==> flow/design.v <==
module decode(
	clk		,
	rst_n		,
	data_in	,
	data_out	
	);
	input clk;
	input rst_n;
	input [1:0] data_in;	 
	output reg data_out;
	wire [1:0] dis_00,dis_01,dis_10,dis_11;
	wire [31:0] add_1,add_2,add_3,add_4,add_5,add_6,add_7,add_8;
	reg [9:0]	path_s0,path_s1,path_s2,path_s3;   
	reg [31:0]	dis_s0,dis_s1,dis_s2,dis_s3;
	reg [19:0]count_clear;
	assign dis_00=data_in[1]+data_in[0];
	assign dis_01=data_in[1]+(data_in[0]^1'b1);
	assign dis_10=(data_in[1]^1'b1)+data_in[0];
	assign dis_11=(data_in[1]^1'b1)+(data_in[0]^1'b1);
	always @(posedge clk or negedge rst_n)
		if (rst_n==1'b0)
			count_clear<=20'b0;
		else if (count_clear>=20'd50000)
			count_clear<=20'b0;
		else
			count_clear<=count_clear+1'b1;
	assign add_1=dis_00+dis_s0;  
	assign add_2=dis_11+dis_s2;
	always @(posedge clk or negedge rst_n)
	begin
		if (rst_n==1'b0) 
			begin
				path_s0=10'b0;
				dis_s0=32'b0;
			end
		else if (count_clear==20'd50000)
			begin
				path_s0=10'b0;
				dis_s0=32'b0;
			end
		else if (add_1<=add_2)
			begin
				path_s0<={path_s0[8:0],1'b0};
				dis_s0<=add_1;
			end
		else 
			begin
				path_s0<={path_s2[8:0],1'b0};
				dis_s0<=add_2;
			end
	end
	assign add_3=dis_11+dis_s0;
	assign add_4=dis_00+dis_s2;
	always @(posedge clk or negedge rst_n)
	begin
		if (rst_n==1'b0) 
			begin
				path_s1=10'b0;
				dis_s1=32'b0;
			end
		else if (count_clear==20'd50000)
			begin
				path_s1=10'b0;
				dis_s1=32'b0;
			end
		else if (add_3<=add_4)
			begin
				path_s1<={path_s0[8:0],1'b1};
				dis_s1<=add_3;
			end
		else 
			begin
				path_s1<={path_s2[8:0],1'b1};
				dis_s1<=add_4;
			end
	end
	assign add_5=dis_01+dis_s1;
	assign add_6=dis_10+dis_s3;
	always @(posedge clk or negedge rst_n)
	begin
		if (rst_n==1'b0)
			begin
				path_s2=10'b0;
				dis_s2=32'b0;
			end
		else if (count_clear==20'd50000)
			begin
				path_s2=10'b0;
				dis_s2=32'b0;
			end
		else if (add_5<=add_6)
			begin
				path_s2<={path_s1[8:0],1'b0};
				dis_s2<=add_5;
			end
		else 
			begin
				path_s2<={path_s3[8:0],1'b0};
				dis_s2<=add_6;
			end
	end
	assign add_7=dis_10+dis_s1;
	assign add_8=dis_01+dis_s3;
	always @(posedge clk or negedge rst_n)
	begin
		if (rst_n==1'b0)
			begin
				path_s3=10'b0;
				dis_s3=32'b0;
			end
		else if (count_clear==20'd50000)
			begin
				path_s3=10'b0;
				dis_s3=32'b0;
			end
		else if (add_7<add_8)
			begin
				path_s3<={path_s1[8:0],1'b1};
				dis_s3<=add_7;
			end
		else 
			begin
				path_s3<={path_s3[8:0],1'b1};
				dis_s3<=add_8;
			end
	end
	always @(*)
	begin
		if ((dis_s0<=dis_s1)&&(dis_s0<=dis_s2)&&(dis_s0<=dis_s3))
			data_out<=path_s0[9];
		else if ((dis_s1<=dis_s0)&&(dis_s1<=dis_s2)&&(dis_s1<=dis_s3))
			data_out<=path_s1[9];
		else if ((dis_s2<=dis_s0)&&(dis_s2<=dis_s1)&&(dis_s2<=dis_s3))
			data_out<=path_s2[9];
		else  data_out<=path_s3[9];
	end
endmodule
Subject: tool reports on decode

Hi,

Step by step through the tools: decode
Tool output for the design above before and after an edit, in the order of the flow.
"unedited" refers to lines of the RTL above, "edited" to lines of the edited file.
"difference" is "edited" less "unedited", of the values as shown; "relative change" is that difference over "unedited", in percent.
Operators: Yosys type, input widths -> output width; for muxes data width and select width s.
Cell names lack the library's common part.
The mark - stands for no value.

set-up
  design top = decode
  clock port = clk
  library = sky130hd
  timing corner = tt_025C_1v80

Diff
Unified diff, file above to edited file.
The edit is scripted: it alters the design's behaviour and was not made to optimise anything.

begin of diff
@@ -18,8 +18,6 @@
 	assign dis_10=(data_in[1]^1'b1)+data_in[0];
 	assign dis_11=(data_in[1]^1'b1)+(data_in[0]^1'b1);
-	always @(posedge clk or negedge rst_n)
-		if (rst_n==1'b0)
-			count_clear<=20'b0;
-		else if (count_clear>=20'd50000)
+	always @(posedge clk)
+		if (count_clear>=20'd50000)
 			count_clear<=20'b0;
 		else
end of diff

Elaborated design
Counts by Yosys on the flattened word-level netlist (proc, flatten, opt, wreduce; memories kept). Register bits leave out memories and registers merged into their read ports (data or address); mux counts leave out enables and synchronous resets folded into registers. Print and check cells are left out. Cells with the same type and inputs are merged into one.

cells by class
  item                        unedited  edited  difference  relative change (%)
  add/sub/neg operators       13        13      0           0.00
  $lt $le $gt $ge             14        14      0           0.00
  eq/ne operators             1         1       0           0.00
  muxes and demuxes           20        19      -1          -5.00
  bitwise gates (word level)  2         2       0           0.00
  reduce/logical cells        6         6       0           0.00

operators with widths
  kind     unedited  edited  difference  relative change (%)
  $mux 20  1         0       -1          -100.00

Operator kinds equal on both sides are left out: 12.

word-level totals
  item                         unedited  edited  difference  relative change (%)
  flip-flop bits (word level)  188       188     0           0.00
  bits of input ports          4         4       0           0.00
  output and inout port bits   1         1       0           0.00
  word-level cells             65        64      -1          -1.54

Depth
Longest topological path by Yosys (ltp), each cell counted once; first at word level (registers and memories cut), then after technology mapping (sequential cells cut; the memories' decode and read muxes count).

depth
  item                           unedited  edited  difference  relative change (%)
  depth after elaboration        6         6       0           0.00
  ABC_AREA                       0         0       -           -
  depth in mapped cells          23        23      0           0.00
  gate-level depth less buffers  20        20      0           0.00

After synthesis
Source: synth_stat.txt of the flow (Yosys; design flattened, memories mapped). It holds for the ABC_AREA given above (unset counts as 0); a run with the other value may have another netlist.

synthesis totals
  item                   unedited   edited     difference  relative change (%)
  mapped cells           2,293      2,301      +8          +0.35
  synthesis area (mm2)   0.0193961  0.019321   -0.0000751  -0.39
  sequential area (mm2)  0.0045544  0.0044543  -0.0001001  -2.20
  flip-flops             182        182        0           0.00
  buffers                87         95         +8          +9.20

cells by type
  cell      unedited  edited  difference  relative change (%)
  a21oi_1   124       164     +40         +32.26
  nand2_1   203       169     -34         -16.75
  nor3_1    136       111     -25         -18.38
  dfrtp_1   182       162     -20         -10.99
  o21ai_0   49        69      +20         +40.82
  dfxtp_1   0         20      +20         -
  mux2i_1   35        20      -15         -42.86
  clkbuf_1  64        77      +13         +20.31
  buf_2     16        6       -10         -62.50
  inv_1     121       114     -7          -5.79
  nand3_1   87        94      +7          +8.05
  nor4_1    56        62      +6          +10.71
  xor2_1    45        40      -5          -11.11
  and4_1    19        14      -5          -26.32
  a221oi_1  11        6       -5          -45.45
  nor2b_1   20        24      +4          +20.00
  and3_1    14        18      +4          +28.57
  o21a_1    8         4       -4          -50.00

Cell types equal on both sides are left out: 15.
The list need not be complete.

Path before layout
Source: OpenSTA report_checks on the synthesized netlist (no wires, ideal clock, input and output delay 20% of the period each), path of least setup slack; recovery checks are left aside. Register names are those of the netlist, which keeps one name where synthesis merged equal registers.

timing path after synthesis
  item                           unedited               edited                 difference  relative change (%)
  path kind                      input to register      input to register      -           -
  from                           input port data_in[0]  input port data_in[0]  -           -
  to                             register dis_s2[22]    register dis_s3[29]    -           -
  period (ns)                    6.0                    6.0                    0.0         0.00
  external input delay (ns)      1.200                  1.200                  0.000       0.00
  library setup time (ns)        0.094                  0.094                  0.000       -
  time at the first pin (ns)     1.200                  1.200                  0.000       0.00
  arrival (ns)                   5.434                  5.224                  -0.210      -3.86
  required time (ns)             5.906                  5.906                  0.000       0.00
  slack (ns)                     0.472                  0.682                  +0.210      -
  delay of the path (ns)         4.328                  4.118                  -0.210      -4.85
  stages                         20                     21                     +1          +5.00
  buffers on the path            2                      2                      0           0.00
  synthesis period reached (ns)  5.528                  5.318                  -0.210      -3.80

"delay of the path" is the arrival time less input delay plus setup time.
"stages": output pins that drive a net of the path, with the launching flip-flop's if there is one; two outputs of one cell count as two.
"synthesis period reached" = period - worst setup slack (recovery checks aside). The figure is calculated, with input and output delays left at 20% of the set period.
The rows between start and end are the longest chain of elaborated cells between them; the timing report does not say that the signal goes this way. Where chains are equally long, one stands for them.
Each line given opens the expression or statement behind the cell; cells for indexed reads and writes are added by Yosys, which also makes memories of some case tables.
At most two assigning lines are given for a register; there are more.

between the ends, after synthesis, unedited
  path through = inv_1 -> ha_1 -> inv_1 -> ha_1 -> ha_1 -> a21oi_1 -> or2_2 -> clkbuf_1 -> nor4b_1 -> nand4_1 -> xnor2_1 -> ha_1 -> nand4_1 -> nor4_1 -> nand3_1 -> nand2_1 -> o21a_1 -> nand2_1 -> clkbuf_1 -> a211oi_1
  cells in the longest elaborated chain = 6
  elaborated cells on any way between the ends = 8
  RTL lines with such cells = 6
  classes of those cells = add/sub (4); compare (1); mux (2); logic (1)

RTL lines, path after synthesis, unedited
  item                RTL line  RTL
  start: declaration  9         input [1:0] data_in;
  $not 1->1           -
  $add 1x1->2         17        assign dis_01=data_in[1]+(data_in[0]^1'b1);
  $add 2x32->32       77        assign add_5=dis_01+dis_s1;
  $le 32x32->1        91        else if (add_5<=add_6)
  $mux 32             91
  $mux 32             86        else if (count_clear==20'd50000)
  end: assignment     94        dis_s2<=add_5;
  end: assignment     99        dis_s2<=add_6;
  end: declaration    14        reg [31:0] dis_s0,dis_s1,dis_s2,dis_s3;

between the ends, after synthesis, edited
  path through = inv_1 -> ha_1 -> inv_1 -> ha_1 -> ha_1 -> a21oi_1 -> or2_2 -> nor2_1 -> nand4_1 -> nor3_1 -> xnor2_1 -> ha_1 -> a21o_1 -> a21o_1 -> a21o_1 -> a21oi_1 -> o211ai_1 -> or3_1 -> buf_2 -> buf_2 -> a211oi_1
  cells in the longest elaborated chain = 6
  elaborated cells on any way between the ends = 8
  RTL lines with such cells = 6
  classes of those cells = add/sub (4); compare (1); mux (2); logic (1)

RTL lines, path after synthesis, edited
  item                RTL line  RTL
  start: declaration  9         input [1:0] data_in;
  $not 1->1           -
  $add 1x1->2         17        assign dis_01=data_in[1]+(data_in[0]^1'b1);
  $add 2x32->32       101       assign add_8=dis_01+dis_s3;
  $lt 32x32->1        114       else if (add_7<add_8)
  $mux 32             114
  $mux 32             109       else if (count_clear==20'd50000)
  end: assignment     117       dis_s3<=add_7;
  end: assignment     122       dis_s3<=add_8;
  end: declaration    14        reg [31:0] dis_s0,dis_s1,dis_s2,dis_s3;

Timing after layout
From the final timing report of each run of set A: the path of least setup slack in the routed layout; clock arrival at registers is part of the times.

timing path after layout
  item                        unedited               edited                 difference  relative change (%)
  path kind                   input to register      input to register      -           -
  from                        input port data_in[0]  input port data_in[0]  -           -
  to                          register dis_s1[13]    register dis_s1[19]    -           -
  period (ns)                 5.89                   5.89                   0.00        0.00
  external input delay (ns)   1.18                   1.18                   0.00        0.00
  library setup time (ns)     0.11                   0.11                   0.00        -
  time at the first pin (ns)  1.18                   1.18                   0.00        0.00
  arrival (ns)                6.07                   6.06                   -0.01       -0.16
  required time (ns)          6.28                   6.29                   +0.01       +0.16
  slack (ns)                  0.21                   0.23                   +0.02       -
  stages                      22                     21                     -1          -4.55
  buffers on the path         4                      3                      -1          -25.00

The rows between start and end are the longest chain of elaborated cells between them; the timing report does not say that the signal goes this way. Where chains are equally long, one stands for them.
At most two assigning lines are given for a register; there are more.

between the ends, after layout, unedited
  path through = clkdlybuf4s50_1 -> inv_1 -> buf_4 -> ha_1 -> xor2_1 -> ha_1 -> a21oi_1 -> or3_1 -> or2_1 -> nor2_1 -> xnor2_1 -> ha_1 -> nand4_1 -> nor4_2 -> buf_4 -> nand3_1 -> inv_1 -> or3_1 -> o22a_1 -> nand2_1 -> buf_4 -> a211oi_1
  cells in the longest elaborated chain = 6
  elaborated cells on any way between the ends = 8
  RTL lines with such cells = 6
  classes of those cells = add/sub (4); compare (1); mux (2); logic (1)

RTL lines, path after layout, unedited
  item                RTL line  RTL
  start: declaration  9         input [1:0] data_in;
  $not 1->1           -
  $add 1x1->2         19        assign dis_11=(data_in[1]^1'b1)+(data_in[0]^1'b1);
  $add 2x32->32       52        assign add_3=dis_11+dis_s0;
  $le 32x32->1        66        else if (add_3<=add_4)
  $mux 32             66
  $mux 32             61        else if (count_clear==20'd50000)
  end: assignment     69        dis_s1<=add_3;
  end: assignment     74        dis_s1<=add_4;
  end: declaration    14        reg [31:0] dis_s0,dis_s1,dis_s2,dis_s3;

between the ends, after layout, edited
  path through = clkdlybuf4s50_1 -> inv_1 -> ha_1 -> buf_4 -> ha_2 -> nor2b_1 -> o21a_1 -> o21ai_1 -> nor2_1 -> nand2_1 -> xor2_1 -> ha_1 -> nand4_1 -> nor4_4 -> nand3_1 -> inv_1 -> or3_1 -> o22a_1 -> nand2_1 -> buf_4 -> a211oi_1
  cells in the longest elaborated chain = 6
  elaborated cells on any way between the ends = 8
  RTL lines with such cells = 6
  classes of those cells = add/sub (4); compare (1); mux (2); logic (1)

RTL lines, path after layout, edited
  item                RTL line  RTL
  start: declaration  9         input [1:0] data_in;
  $not 1->1           -
  $add 1x1->2         19        assign dis_11=(data_in[1]^1'b1)+(data_in[0]^1'b1);
  $add 2x32->32       50        assign add_3=dis_11+dis_s0;
  $le 32x32->1        64        else if (add_3<=add_4)
  $mux 32             64
  $mux 32             59        else if (count_clear==20'd50000)
  end: assignment     67        dis_s1<=add_3;
  end: assignment     72        dis_s1<=add_4;
  end: declaration    14        reg [31:0] dis_s0,dis_s1,dis_s2,dis_s3;

Measured runs
Both versions went through the flow (Yosys, OpenROAD) with the same settings in each pair. Constraints: input delay and output delay 20% of the set period each, output load 0.01 pF.

flow settings, set A
  CORE_UTILIZATION = 40
  PLACE_DENSITY = 0.6
  period_ns = 5.89
  CAP_MARGIN = 20
  CORE_MARGIN = 2
  SLEW_MARGIN = 20

results, set A
  item                                          unedited   edited     difference  relative change (%)
  cell area after synthesis (mm2)               0.0193961  0.019321   -0.0000751  -0.39
  full die area (mm2)                           0.0502679  0.0500775  -0.0001904  -0.38
  standard-cell area of the final layout (mm2)  0.0224403  0.0219123  -0.0005280  -2.35
  utilization after routing                     0.469      0.459      -0.010      -
  smallest setup slack (ns)                     0.214      0.232      +0.018      -
  worst hold slack after layout (ns)            0.457      0.456      -0.001      -
  total power of the final layout (uW)          13,717     12,188     -1,529      -11.15

flow settings, set B
  ABC_AREA = 1
  CAP_MARGIN = 30
  CELL_PAD_IN_SITES_DETAIL_PLACEMENT = 2
  CELL_PAD_IN_SITES_GLOBAL_PLACEMENT = 3
  CORE_ASPECT_RATIO = 0.56
  CORE_UTILIZATION = 36
  CTS_CLUSTER_DIAMETER = 148
  PLACE_DENSITY_LB_ADDON = 0.21
  SETUP_SLACK_MARGIN = 1.15
  period_ns = 9.83
  CORE_MARGIN = 2
  SLEW_MARGIN = 20

results, set B
  item                                          unedited   edited     difference  relative change (%)
  cell area after synthesis (mm2)               0.0209689  0.0205372  -0.0004317  -2.06
  full die area (mm2)                           0.0602754  0.0590545  -0.0012209  -2.03
  standard-cell area of the final layout (mm2)  0.0224991  0.0220799  -0.0004192  -1.86
  utilization after routing                     0.389      0.392      +0.003      -
  smallest setup slack (ns)                     1.571      1.460      -0.111      -
  worst hold slack after layout (ns)            0.466      0.475      +0.009      -
  total power of the final layout (uW)          8,253      8,028      -225        -2.73

"total power of the final layout" is the tool's figure for a default switching activity; nothing was simulated.

Regards
